==> flow/design.v <==
module chip_to_symbol 
(
input logic         i_clk,
input logic         i_rst_n,
input logic         i_stream,
input logic         i_stream_valid,
output logic [3:0]  o_symbol,
output logic        o_symbol_valid       
);
logic [4:0] r_bit_counter;
logic [31:0] r_received_chip;
logic [5:0] s_ones_counter[15:0];
logic	[31:0]	chip_values [15:0];  
initial 
begin
	chip_values[0] 		=  32'b11011001110000110101001000101110;
	chip_values[8] 		=  32'b11101101100111000011010100100010;
	chip_values[4] 		=  32'b00101110110110011100001101010010;
	chip_values[12] 	=  32'b00100010111011011001110000110101;
	chip_values[2] 		=  32'b01010010001011101101100111000011;
	chip_values[10] 	=  32'b00110101001000101110110110011100;
	chip_values[6] 		=  32'b11000011010100100010111011011001;
	chip_values[14] 	=  32'b10011100001101010010001011101101;
	chip_values[1] 		=  32'b10001100100101100000011101111011;
	chip_values[9] 		=  32'b10111000110010010110000001110111;
	chip_values[5] 		=  32'b01111011100011001001011000000111;
	chip_values[13] 	=  32'b01110111101110001100100101100000;
	chip_values[3]		=  32'b00000111011110111000110010010110;
	chip_values[11]		=  32'b01100000011101111011100011001001;
	chip_values[7] 		=  32'b10010110000001110111101110001100;
	chip_values[15] 	=  32'b11001001011000000111011110111000;
end
always_ff@(posedge i_clk , negedge i_rst_n)
begin
    if(!i_rst_n)
    begin
        r_bit_counter <= 'd0;
    end
    else if(r_bit_counter=='d31) 
    begin
        r_bit_counter <= 'd0;
    end
    else if(i_stream_valid)
    begin
        r_bit_counter <= r_bit_counter + 'd1;
    end
end
always_ff@(posedge i_clk , negedge i_rst_n)
begin
    if(!i_rst_n)
    begin
        r_received_chip <= 'd0;
		for(int i = 0 ; i<16 ; i++)
        begin
			s_ones_counter[i] <= 'd0;
		end
    end
	else if (r_bit_counter==31)
	begin
		for(int i = 0 ; i<16 ; i++)
        begin
			s_ones_counter[i] <= 'd0;
		end
	end
    else if(i_stream_valid)
    begin
        r_received_chip[r_bit_counter]<= i_stream;
        for(int i = 0 ; i<16 ; i++)
        begin
            s_ones_counter[i] <= s_ones_counter[i] + (i_stream ~^ chip_values[i][r_bit_counter]);
        end
    end    
end
	always@(*)
		begin
			if((s_ones_counter[0]>=s_ones_counter[1]) && (s_ones_counter[0]>=s_ones_counter[2]) && (s_ones_counter[0]>=s_ones_counter[3]) && (s_ones_counter[0]>=s_ones_counter[4]) && (s_ones_counter[0]>=s_ones_counter[5]) && (s_ones_counter[0]>=s_ones_counter[6]) && (s_ones_counter[0]>=s_ones_counter[7]) && (s_ones_counter[0]>=s_ones_counter[8]) && (s_ones_counter[0]>=s_ones_counter[9]) && (s_ones_counter[0]>=s_ones_counter[10]) && (s_ones_counter[0]>=s_ones_counter[11]) && (s_ones_counter[0]>=s_ones_counter[12]) && (s_ones_counter[0]>=s_ones_counter[13]) && (s_ones_counter[0]>=s_ones_counter[14]) && (s_ones_counter[0]>=s_ones_counter[15]) ) 
			begin
				o_symbol = 'd0;
			end
			else if((s_ones_counter[1]>=s_ones_counter[0]) && (s_ones_counter[1]>=s_ones_counter[2]) && (s_ones_counter[1]>=s_ones_counter[3]) && (s_ones_counter[1]>=s_ones_counter[4]) && (s_ones_counter[1]>=s_ones_counter[5]) && (s_ones_counter[1]>=s_ones_counter[6]) && (s_ones_counter[1]>=s_ones_counter[7]) && (s_ones_counter[1]>=s_ones_counter[8]) && (s_ones_counter[1]>=s_ones_counter[9]) && (s_ones_counter[1]>=s_ones_counter[10]) && (s_ones_counter[1]>=s_ones_counter[11]) && (s_ones_counter[1]>=s_ones_counter[12]) && (s_ones_counter[1]>=s_ones_counter[13]) && (s_ones_counter[1]>=s_ones_counter[14]) && (s_ones_counter[1]>=s_ones_counter[15]) ) 
			begin
				o_symbol = 'd1;
			end
			else if((s_ones_counter[2]>=s_ones_counter[0]) && (s_ones_counter[2]>=s_ones_counter[1]) && (s_ones_counter[2]>=s_ones_counter[3]) && (s_ones_counter[2]>=s_ones_counter[4]) && (s_ones_counter[2]>=s_ones_counter[5]) && (s_ones_counter[2]>=s_ones_counter[6]) && (s_ones_counter[2]>=s_ones_counter[7]) && (s_ones_counter[2]>=s_ones_counter[8]) && (s_ones_counter[2]>=s_ones_counter[9]) && (s_ones_counter[2]>=s_ones_counter[10]) && (s_ones_counter[2]>=s_ones_counter[11]) && (s_ones_counter[2]>=s_ones_counter[12]) && (s_ones_counter[2]>=s_ones_counter[13]) && (s_ones_counter[2]>=s_ones_counter[14]) && (s_ones_counter[2]>=s_ones_counter[15]) ) 
			begin
				o_symbol = 'd2;
			end
			else if((s_ones_counter[3]>=s_ones_counter[0]) && (s_ones_counter[3]>=s_ones_counter[1]) && (s_ones_counter[3]>=s_ones_counter[2]) && (s_ones_counter[3]>=s_ones_counter[4]) && (s_ones_counter[3]>=s_ones_counter[5]) && (s_ones_counter[3]>=s_ones_counter[6]) && (s_ones_counter[3]>=s_ones_counter[7]) && (s_ones_counter[3]>=s_ones_counter[8]) && (s_ones_counter[3]>=s_ones_counter[9]) && (s_ones_counter[3]>=s_ones_counter[10]) && (s_ones_counter[3]>=s_ones_counter[11]) && (s_ones_counter[3]>=s_ones_counter[12]) && (s_ones_counter[3]>=s_ones_counter[13]) && (s_ones_counter[3]>=s_ones_counter[14]) && (s_ones_counter[3]>=s_ones_counter[15]) ) 
			begin
				o_symbol = 'd3;
			end
			else if((s_ones_counter[4]>=s_ones_counter[0]) && (s_ones_counter[4]>=s_ones_counter[1]) && (s_ones_counter[4]>=s_ones_counter[2]) && (s_ones_counter[4]>=s_ones_counter[3]) && (s_ones_counter[4]>=s_ones_counter[5]) && (s_ones_counter[4]>=s_ones_counter[6]) && (s_ones_counter[4]>=s_ones_counter[7]) && (s_ones_counter[4]>=s_ones_counter[8]) && (s_ones_counter[4]>=s_ones_counter[9]) && (s_ones_counter[4]>=s_ones_counter[10]) && (s_ones_counter[4]>=s_ones_counter[11]) && (s_ones_counter[4]>=s_ones_counter[12]) && (s_ones_counter[4]>=s_ones_counter[13]) && (s_ones_counter[4]>=s_ones_counter[14]) && (s_ones_counter[4]>=s_ones_counter[15]) ) 
			begin
				o_symbol = 'd4;
			end
			else if((s_ones_counter[5]>=s_ones_counter[0]) && (s_ones_counter[5]>=s_ones_counter[1]) && (s_ones_counter[5]>=s_ones_counter[2]) && (s_ones_counter[5]>=s_ones_counter[3]) && (s_ones_counter[5]>=s_ones_counter[4]) && (s_ones_counter[5]>=s_ones_counter[6]) && (s_ones_counter[5]>=s_ones_counter[7]) && (s_ones_counter[5]>=s_ones_counter[8]) && (s_ones_counter[5]>=s_ones_counter[9]) && (s_ones_counter[5]>=s_ones_counter[10]) && (s_ones_counter[5]>=s_ones_counter[11]) && (s_ones_counter[5]>=s_ones_counter[12]) && (s_ones_counter[5]>=s_ones_counter[13]) && (s_ones_counter[5]>=s_ones_counter[14]) && (s_ones_counter[5]>=s_ones_counter[15]) ) 
			begin
				o_symbol = 'd5;
			end
			else if((s_ones_counter[6]>=s_ones_counter[0]) && (s_ones_counter[6]>=s_ones_counter[1]) && (s_ones_counter[6]>=s_ones_counter[2]) && (s_ones_counter[6]>=s_ones_counter[3]) && (s_ones_counter[6]>=s_ones_counter[4]) && (s_ones_counter[6]>=s_ones_counter[5]) && (s_ones_counter[6]>=s_ones_counter[7]) && (s_ones_counter[6]>=s_ones_counter[8]) && (s_ones_counter[6]>=s_ones_counter[9]) && (s_ones_counter[6]>=s_ones_counter[10]) && (s_ones_counter[6]>=s_ones_counter[11]) && (s_ones_counter[6]>=s_ones_counter[12]) && (s_ones_counter[6]>=s_ones_counter[13]) && (s_ones_counter[6]>=s_ones_counter[14]) && (s_ones_counter[6]>=s_ones_counter[15]) ) 
			begin
				o_symbol = 'd6;
			end
			else if((s_ones_counter[7]>=s_ones_counter[0]) && (s_ones_counter[7]>=s_ones_counter[1]) && (s_ones_counter[7]>=s_ones_counter[2]) && (s_ones_counter[7]>=s_ones_counter[3]) && (s_ones_counter[7]>=s_ones_counter[4]) && (s_ones_counter[7]>=s_ones_counter[5]) && (s_ones_counter[7]>=s_ones_counter[6]) && (s_ones_counter[7]>=s_ones_counter[8]) && (s_ones_counter[7]>=s_ones_counter[9]) && (s_ones_counter[7]>=s_ones_counter[10]) && (s_ones_counter[7]>=s_ones_counter[11]) && (s_ones_counter[7]>=s_ones_counter[12]) && (s_ones_counter[7]>=s_ones_counter[13]) && (s_ones_counter[7]>=s_ones_counter[14]) && (s_ones_counter[7]>=s_ones_counter[15]) ) 
			begin
				o_symbol = 'd7;
			end
			else if((s_ones_counter[8]>=s_ones_counter[0]) && (s_ones_counter[8]>=s_ones_counter[1]) && (s_ones_counter[8]>=s_ones_counter[2]) && (s_ones_counter[8]>=s_ones_counter[3]) && (s_ones_counter[8]>=s_ones_counter[4]) && (s_ones_counter[8]>=s_ones_counter[5]) && (s_ones_counter[8]>=s_ones_counter[6]) && (s_ones_counter[8]>=s_ones_counter[7]) && (s_ones_counter[8]>=s_ones_counter[9]) && (s_ones_counter[8]>=s_ones_counter[10]) && (s_ones_counter[8]>=s_ones_counter[11]) && (s_ones_counter[8]>=s_ones_counter[12]) && (s_ones_counter[8]>=s_ones_counter[13]) && (s_ones_counter[8]>=s_ones_counter[14]) && (s_ones_counter[8]>=s_ones_counter[15]) ) 
			begin
				o_symbol = 'd8;
			end
			else if((s_ones_counter[9]>=s_ones_counter[0]) && (s_ones_counter[9]>=s_ones_counter[1]) && (s_ones_counter[9]>=s_ones_counter[2]) && (s_ones_counter[9]>=s_ones_counter[3]) && (s_ones_counter[9]>=s_ones_counter[4]) && (s_ones_counter[9]>=s_ones_counter[5]) && (s_ones_counter[9]>=s_ones_counter[6]) && (s_ones_counter[9]>=s_ones_counter[7]) && (s_ones_counter[9]>=s_ones_counter[8]) && (s_ones_counter[9]>=s_ones_counter[10]) && (s_ones_counter[9]>=s_ones_counter[11]) && (s_ones_counter[9]>=s_ones_counter[12]) && (s_ones_counter[9]>=s_ones_counter[13]) && (s_ones_counter[9]>=s_ones_counter[14]) && (s_ones_counter[9]>=s_ones_counter[15]) ) 
			begin
				o_symbol = 'd9;
			end
			else if((s_ones_counter[10]>=s_ones_counter[0]) && (s_ones_counter[10]>=s_ones_counter[1]) && (s_ones_counter[10]>=s_ones_counter[2]) && (s_ones_counter[10]>=s_ones_counter[3]) && (s_ones_counter[10]>=s_ones_counter[4]) && (s_ones_counter[10]>=s_ones_counter[5]) && (s_ones_counter[10]>=s_ones_counter[6]) && (s_ones_counter[10]>=s_ones_counter[7]) && (s_ones_counter[10]>=s_ones_counter[8]) && (s_ones_counter[10]>=s_ones_counter[9]) && (s_ones_counter[10]>=s_ones_counter[11]) && (s_ones_counter[10]>=s_ones_counter[12]) && (s_ones_counter[10]>=s_ones_counter[13]) && (s_ones_counter[10]>=s_ones_counter[14]) && (s_ones_counter[10]>=s_ones_counter[15]) ) 
			begin
				o_symbol = 'd10;
			end
			else if((s_ones_counter[11]>=s_ones_counter[0]) && (s_ones_counter[11]>=s_ones_counter[1]) && (s_ones_counter[11]>=s_ones_counter[2]) && (s_ones_counter[11]>=s_ones_counter[3]) && (s_ones_counter[11]>=s_ones_counter[4]) && (s_ones_counter[11]>=s_ones_counter[5]) && (s_ones_counter[11]>=s_ones_counter[6]) && (s_ones_counter[11]>=s_ones_counter[7]) && (s_ones_counter[11]>=s_ones_counter[8]) && (s_ones_counter[11]>=s_ones_counter[9]) && (s_ones_counter[11]>=s_ones_counter[10]) && (s_ones_counter[11]>=s_ones_counter[12]) && (s_ones_counter[11]>=s_ones_counter[13]) && (s_ones_counter[11]>=s_ones_counter[14]) && (s_ones_counter[11]>=s_ones_counter[15]) ) 
			begin
				o_symbol = 'd11;
			end
			else if((s_ones_counter[12]>=s_ones_counter[0]) && (s_ones_counter[12]>=s_ones_counter[1]) && (s_ones_counter[12]>=s_ones_counter[2]) && (s_ones_counter[12]>=s_ones_counter[3]) && (s_ones_counter[12]>=s_ones_counter[4]) && (s_ones_counter[12]>=s_ones_counter[5]) && (s_ones_counter[12]>=s_ones_counter[6]) && (s_ones_counter[12]>=s_ones_counter[7]) && (s_ones_counter[12]>=s_ones_counter[8]) && (s_ones_counter[12]>=s_ones_counter[9]) && (s_ones_counter[12]>=s_ones_counter[10]) && (s_ones_counter[12]>=s_ones_counter[11]) && (s_ones_counter[12]>=s_ones_counter[13]) && (s_ones_counter[12]>=s_ones_counter[14]) && (s_ones_counter[12]>=s_ones_counter[15]) ) 
			begin
				o_symbol = 'd12;
			end
			else if((s_ones_counter[13]>=s_ones_counter[0]) && (s_ones_counter[13]>=s_ones_counter[1]) && (s_ones_counter[13]>=s_ones_counter[2]) && (s_ones_counter[13]>=s_ones_counter[3]) && (s_ones_counter[13]>=s_ones_counter[4]) && (s_ones_counter[13]>=s_ones_counter[5]) && (s_ones_counter[13]>=s_ones_counter[6]) && (s_ones_counter[13]>=s_ones_counter[7]) && (s_ones_counter[13]>=s_ones_counter[8]) && (s_ones_counter[13]>=s_ones_counter[9]) && (s_ones_counter[13]>=s_ones_counter[10]) && (s_ones_counter[13]>=s_ones_counter[11]) && (s_ones_counter[13]>=s_ones_counter[12]) && (s_ones_counter[13]>=s_ones_counter[15]) && (s_ones_counter[13]>=s_ones_counter[14]) ) 
			begin
				o_symbol = 'd13;
			end
			else if((s_ones_counter[14]>=s_ones_counter[0]) && (s_ones_counter[14]>=s_ones_counter[1]) && (s_ones_counter[14]>=s_ones_counter[2]) && (s_ones_counter[14]>=s_ones_counter[3]) && (s_ones_counter[14]>=s_ones_counter[4]) && (s_ones_counter[14]>=s_ones_counter[5]) && (s_ones_counter[14]>=s_ones_counter[6]) && (s_ones_counter[14]>=s_ones_counter[7]) && (s_ones_counter[14]>=s_ones_counter[8]) && (s_ones_counter[14]>=s_ones_counter[9]) && (s_ones_counter[14]>=s_ones_counter[10]) && (s_ones_counter[14]>=s_ones_counter[11]) && (s_ones_counter[14]>=s_ones_counter[12]) && (s_ones_counter[14]>=s_ones_counter[13]) && (s_ones_counter[14]>=s_ones_counter[15]) ) 
			begin
				o_symbol = 'd14;
			end
			else
				begin
				o_symbol = 'd15;
				end
			end
assign o_symbol_valid = (r_bit_counter==31);  
endmodule
==> From RTL to reports: chip_to_symbol <==
What the tools print for chip_to_symbol, step after step.
Lines are those of the file above, counted from 1.
Operators carry their Yosys type and port widths (W data, S select, Z words).
Library cell names are shortened.
{ "inputs": {"design": "chip_to_symbol", "clock_port": "i_clk", "cell_library": "sky130hd", "lib_corner": "tt_025C_1v80"} }

==> Word-level counts <==
Source: Yosys, flattened and elaborated. Widths are those after wreduce. Registers that Yosys merges into a memory's read port (data or address) are not register bits. Print and check cells do not count. Equal cells are merged and count once.
Memory sizes are those after Yosys's memory passes, which may raise the word count (mostly to a power of two), join words into wider ones and drop unused or constant bits.
{ "bits": {"reg_bits": 101, "romBits": 512, "mem_count": 1, "input_bits": 4, "out_inout_bits": 5, "elab_cells": 553} }
{ "op_classes": {"add_sub_neg": 17, "n_cmp": 225, "eq_ne": 1, "shifts": 16, "n_mux": 49, "bitwise": 16, "reduce_and_logical": 211} }
{ "memory_table": {"columns": ["memory", "words", "width", "line_no", "source"], "rows": [
  ["chip_values", 2, 256, 13, "logic [31:0] chip_values [15:0];"]
]} }
{ "op_table": {"columns": ["op", "n"], "rows": [
  ["$ge A6 B6 Y1", 225],
  ["$shiftx A32 B5 Y1", 16],
  ["$logic_and A1 B1 Y1", 210],
  ["$mux W6", 32],
  ["$xnor A1 B1 Y6", 16],
  ["$add A6 B6 Y6", 16],
  ["$mux W4", 8],
  ["$mux W3", 4],
  ["$mux W5", 2],
  ["$add A5 B1 Y5 const B", 1],
  ["$eq A5 B5 Y1 const B", 1],
  ["$mux W2", 2],
  ["$reduce_bool A2 Y1", 1],
  ["$mux W1", 1]
]} }

==> Longest topological paths <==
Longest topological path by Yosys (ltp), each cell counted once; first at word level (registers and memories cut), then after technology mapping (sequential cells cut; the memories' decode and read muxes count).
{ "depth": {"ltp_word": 30, "ABC_AREA": 0, "mapped_depth": 16} }

==> Mapped cells and area <==
The flow's flattened synthesis, as Yosys stat reports it; memories are mapped. The netlist is that of the ABC_AREA named above (0 if unset); the other value can give another one.
{ "types": {"columns": ["type", "n"], "rows": [
  ["ha_1", 761],
  ["dfrtp_1", 101],
  ["a21oi_1", 285],
  ["o21ai_0", 164],
  ["nor2_1", 189],
  ["inv_1", 178],
  ["nand2_1", 172],
  ["xnor2_1", 70],
  ["nor2b_1", 93],
  ["nand2b_1", 86],
  ["o21a_1", 70],
  ["and4_1", 59],
  ["a21o_1", 59],
  ["a32oi_1", 50],
  ["nand4_1", 69],
  ["mux2i_1", 35],
  ["nor3_1", 59],
  ["a211oi_1", 39]
]} }
Not listed: further types 54, cells in them 348.
{ "synth_totals": {"mapped_cells": 2887, "synth_area_um2": 23832.9, "seqArea_um2": 2527.4, "ffs": 101, "n_buf": 33} }

==> Worst setup path after synthesis <==
Path of least setup slack by OpenSTA after synthesis, without wires, with an ideal clock, recovery checks aside; 20% of the period is set as input and as output delay. Where synthesis merged equal registers, the netlist keeps one of their names.
{ "synth_timing": {"path_type": "reg-to-output", "startpoint": "register s_ones_counter[9][3]", "endpoint": "output o_symbol[1]", "tclk_ps": 10000, "out_delay_ps": 2000, "launch_ps": 0, "t_arrival_ps": 2799, "required_time_ps": 8000, "path_slack_ps": 5201, "delay_ps": 2799, "path_stages": 12, "synth_period_reached_ps": 4799} }
"delay_ps" is the arrival time less input delay plus setup time.
At an output port there is no setup time.
"path_stages": output pins that drive a net of the path, with the launching flip-flop's if there is one; two outputs of one cell count as two.
"synth_period_reached_ps" = period - worst setup slack (recovery checks aside). The figure is calculated, with input and output delays left at 20% of the set period.
The rows between start and end are the longest chain of elaborated cells between them; the timing report does not say that the signal goes this way. Where chains are equally long, one stands for them.
A line is the first line of the expression or statement that the cell stems from. Yosys adds cells for indexed reads and writes and turns some case tables into memories.
A register here has more assigning lines than the two given.
{ "synth_between": {"cell_sequence": "dfrtp_1 inv_1 ha_1 a21oi_1 o21ai_1 o21bai_2 nand4_1 or4b_1 or4b_4 o211ai_2 a31oi_1 nor2_1", "elab_chain_len": 25} }
{ "synth_rtl": {"columns": ["element", "line_no", "source"], "rows": [
  ["start, declared", 12, "logic [5:0] s_ones_counter[15:0];"],
  ["start, assigned", 55, "s_ones_counter[i] <= 'd0;"],
  ["start, assigned", 70, "s_ones_counter[i] <= s_ones_counter[i] + (i_stream ~^ chip_values[i][r_bit_counter]);"],
  ["$ge A6 B6 Y1", 112, "else if((s_ones_counter[9]>=s_ones_counter[0]) && (s_ones_counter[9]>=s_ones_counter[1]) && (s_ones_counter[9] ..."],
  ["$logic_and A1 B1 Y1 x14", 112, null],
  ["$mux W3", 112, null],
  ["$mux W3", 108, "else if((s_ones_counter[8]>=s_ones_counter[0]) && (s_ones_counter[8]>=s_ones_counter[1]) && (s_ones_counter[8] ..."],
  ["$mux W4", 104, "else if((s_ones_counter[7]>=s_ones_counter[0]) && (s_ones_counter[7]>=s_ones_counter[1]) && (s_ones_counter[7] ..."],
  ["$mux W4", 100, "else if((s_ones_counter[6]>=s_ones_counter[0]) && (s_ones_counter[6]>=s_ones_counter[1]) && (s_ones_counter[6] ..."],
  ["$mux W4", 96, "else if((s_ones_counter[5]>=s_ones_counter[0]) && (s_ones_counter[5]>=s_ones_counter[1]) && (s_ones_counter[5] ..."],
  ["$mux W4", 92, "else if((s_ones_counter[4]>=s_ones_counter[0]) && (s_ones_counter[4]>=s_ones_counter[1]) && (s_ones_counter[4] ..."],
  ["$mux W4", 88, "else if((s_ones_counter[3]>=s_ones_counter[0]) && (s_ones_counter[3]>=s_ones_counter[1]) && (s_ones_counter[3] ..."],
  ["$mux W4", 84, "else if((s_ones_counter[2]>=s_ones_counter[0]) && (s_ones_counter[2]>=s_ones_counter[1]) && (s_ones_counter[2] ..."],
  ["$mux W4", 80, "else if((s_ones_counter[1]>=s_ones_counter[0]) && (s_ones_counter[1]>=s_ones_counter[2]) && (s_ones_counter[1] ..."],
  ["$mux W4", 76, "if((s_ones_counter[0]>=s_ones_counter[1]) && (s_ones_counter[0]>=s_ones_counter[2]) && (s_ones_counter[0]>=s_o ..."],
  ["end, declared", 7, "output logic [3:0]  o_symbol,"]
]} }

==> Timing after layout <==
Path of least setup slack in the final report of job 1 (OpenROAD, finished layout, wires in). Where an end is a register, its clock arrival counts in the times.
The report prints the path's times to 10 ps; the period is as set.
{ "layout_timing": {"path_type": "reg-to-output", "startpoint": "register s_ones_counter[1][5]", "endpoint": "output o_symbol[0]", "tclk_ps": 10000, "out_delay_ps": 2000, "launch_ps": 400, "t_arrival_ps": 5160, "required_time_ps": 8000, "path_slack_ps": 2840, "path_stages": 13} }
The rows between start and end are the longest chain of elaborated cells between them; the timing report does not say that the signal goes this way. Where chains are equally long, one stands for them.
A register here has more assigning lines than the two given.
{ "layout_between": {"cell_sequence": "dfrtp_1 inv_1 ha_1 and3_1 nand3_1 o21ai_0 and4_1 o2111ai_1 nor4b_1 nand2b_1 a31o_2 nand2_1 clkdlybuf4s50_1", "elab_chain_len": 30} }
{ "layout_rtl": {"columns": ["element", "line_no", "source"], "rows": [
  ["start, declared", 12, "logic [5:0] s_ones_counter[15:0];"],
  ["start, assigned", 55, "s_ones_counter[i] <= 'd0;"],
  ["start, assigned", 70, "s_ones_counter[i] <= s_ones_counter[i] + (i_stream ~^ chip_values[i][r_bit_counter]);"],
  ["$ge A6 B6 Y1", 132, "else if((s_ones_counter[14]>=s_ones_counter[0]) && (s_ones_counter[14]>=s_ones_counter[1]) && (s_ones_counter[ ..."],
  ["$logic_and A1 B1 Y1 x14", 132, null],
  ["$mux W1", 132, null],
  ["$mux W2", 128, "else if((s_ones_counter[13]>=s_ones_counter[0]) && (s_ones_counter[13]>=s_ones_counter[1]) && (s_ones_counter[ ..."],
  ["$mux W2", 124, "else if((s_ones_counter[12]>=s_ones_counter[0]) && (s_ones_counter[12]>=s_ones_counter[1]) && (s_ones_counter[ ..."],
  ["$mux W3", 120, "else if((s_ones_counter[11]>=s_ones_counter[0]) && (s_ones_counter[11]>=s_ones_counter[1]) && (s_ones_counter[ ..."],
  ["$mux W3", 116, "else if((s_ones_counter[10]>=s_ones_counter[0]) && (s_ones_counter[10]>=s_ones_counter[1]) && (s_ones_counter[ ..."],
  ["(+3 left out)", null, null],
  ["$mux W4", 100, "else if((s_ones_counter[6]>=s_ones_counter[0]) && (s_ones_counter[6]>=s_ones_counter[1]) && (s_ones_counter[6] ..."],
  ["$mux W4", 96, "else if((s_ones_counter[5]>=s_ones_counter[0]) && (s_ones_counter[5]>=s_ones_counter[1]) && (s_ones_counter[5] ..."],
  ["$mux W4", 92, "else if((s_ones_counter[4]>=s_ones_counter[0]) && (s_ones_counter[4]>=s_ones_counter[1]) && (s_ones_counter[4] ..."],
  ["$mux W4", 88, "else if((s_ones_counter[3]>=s_ones_counter[0]) && (s_ones_counter[3]>=s_ones_counter[1]) && (s_ones_counter[3] ..."],
  ["$mux W4", 84, "else if((s_ones_counter[2]>=s_ones_counter[0]) && (s_ones_counter[2]>=s_ones_counter[1]) && (s_ones_counter[2] ..."],
  ["$mux W4", 80, "else if((s_ones_counter[1]>=s_ones_counter[0]) && (s_ones_counter[1]>=s_ones_counter[2]) && (s_ones_counter[1] ..."],
  ["$mux W4", 76, "if((s_ones_counter[0]>=s_ones_counter[1]) && (s_ones_counter[0]>=s_ones_counter[2]) && (s_ones_counter[0]>=s_o ..."],
  ["end, declared", 7, "output logic [3:0]  o_symbol,"]
]} }

==> results <==
Measured results for chip_to_symbol: 6 stored runs of the Yosys and OpenROAD flow on sky130hd. The settings differ; the order carries no meaning. The constraints put input and output delay at 20% of the set period each and load the outputs with 0.01 pF.
By "period reached" is meant the clock period of the run minus its worst setup slack. This is arithmetic on one report: input and output delays are still those of the set period (20% each).
"critical setup path time": the worst setup path's part of the clock period (all of it between registers, 20% less for each end at a port) less its slack. A launch clock that arrives late makes it longer, a capture clock that arrives late makes it shorter.
"critical setup path time" is given in steps of 10 ps.

==> job 1: settings <==
{ "period_ns": 10.0, "CAP_MARGIN": 20, "CORE_MARGIN": 2, "CORE_UTILIZATION": 40, "SLEW_MARGIN": 20 }
==> job 1: results <==
area of the synthesized netlist: 23,832.9 um2
critical setup path time: 5,160 ps
critical path kind: reg-to-output
worst slack on setup checks: 2,838 ps
utilization in the final report: 43.2 %
period reached: 7,162 ps
full die area: 61,551.1 um2
area of the standard cells in the finished layout: 25,449.4 um2
final setup TNS: 0 ps

==> job 2: settings <==
{ "CAP_MARGIN": 10, "CORE_UTILIZATION": 48, "CTS_CLUSTER_DIAMETER": 244, "MAX_ROUTING_LAYER": "met4", "PLACE_DENSITY_LB_ADDON": 0.09, "SETUP_SLACK_MARGIN": 1.92, "period_ns": 6.53, "CORE_MARGIN": 2, "SLEW_MARGIN": 20 }
==> job 2: results <==
period reached: 4,994 ps
full die area: 51,449.6 um2
final setup TNS: 0 ps
worst slack on setup checks: 1,536 ps
area of the standard cells in the finished layout: 30,346.6 um2
utilization in the final report: 62.0 %
critical setup path time: 3,690 ps
critical path kind: reg-to-output
area of the synthesized netlist: 23,832.9 um2

==> job 3: settings <==
{ "ABC_AREA": 1, "CELL_PAD_IN_SITES_DETAIL_PLACEMENT": 1, "CORE_ASPECT_RATIO": 1.57, "CORE_MARGIN": 9, "CORE_UTILIZATION": 27, "CTS_CLUSTER_DIAMETER": 288, "GPL_TIMING_DRIVEN": 0, "HOLD_SLACK_MARGIN": -0.08, "MAX_ROUTING_LAYER": "met4", "TNS_END_PERCENT": 70, "period_ns": 8.15, "CAP_MARGIN": 20, "SLEW_MARGIN": 20 }
==> job 3: results <==
critical setup path time: 5,530 ps
critical path kind: reg-to-output
final setup TNS: 0 ps
utilization in the final report: 29.6 %
area of the synthesized netlist: 22,622.9 um2
area of the standard cells in the finished layout: 24,501.0 um2
period reached: 7,162 ps
full die area: 94,798.8 um2
worst slack on setup checks: 988 ps

==> job 4: settings <==
{ "period_ns": 7.27, "CAP_MARGIN": 20, "CORE_MARGIN": 2, "CORE_UTILIZATION": 40, "SLEW_MARGIN": 20 }
==> job 4: results <==
critical setup path time: 5,300 ps
critical path kind: reg-to-output
final setup TNS: 0 ps
full die area: 61,551.1 um2
area of the standard cells in the finished layout: 25,548.3 um2
utilization in the final report: 43.4 %
area of the synthesized netlist: 23,832.9 um2
worst slack on setup checks: 513 ps
period reached: 6,757 ps

==> job 5: settings <==
{ "period_ns": 10.9, "CAP_MARGIN": 20, "CORE_MARGIN": 2, "CORE_UTILIZATION": 40, "SLEW_MARGIN": 20 }
==> job 5: results <==
worst slack on setup checks: 3,193 ps
area of the standard cells in the finished layout: 25,503.2 um2
period reached: 7,707 ps
critical setup path time: 5,530 ps
critical path kind: reg-to-output
full die area: 61,551.1 um2
final setup TNS: 0 ps
area of the synthesized netlist: 23,832.9 um2
utilization in the final report: 43.3 %

==> job 6: settings <==
{ "ABC_AREA": 0, "CELL_PAD_IN_SITES_DETAIL_PLACEMENT": 0, "CELL_PAD_IN_SITES_GLOBAL_PLACEMENT": 0, "CORE_UTILIZATION": 32, "GPL_TIMING_DRIVEN": 0, "PLACE_DENSITY": 0.5, "SLEW_MARGIN": 35, "period_ns": 4.49, "CAP_MARGIN": 20, "CORE_MARGIN": 2 }
==> job 6: results <==
area of the synthesized netlist: 23,832.9 um2
worst slack on setup checks: -130 ps
utilization in the final report: 40.4 %
full die area: 76,676.4 um2
period reached: 4,620 ps
final setup TNS: -347 ps
critical setup path time: 3,720 ps
critical path kind: reg-to-output
area of the standard cells in the finished layout: 29,896.2 um2
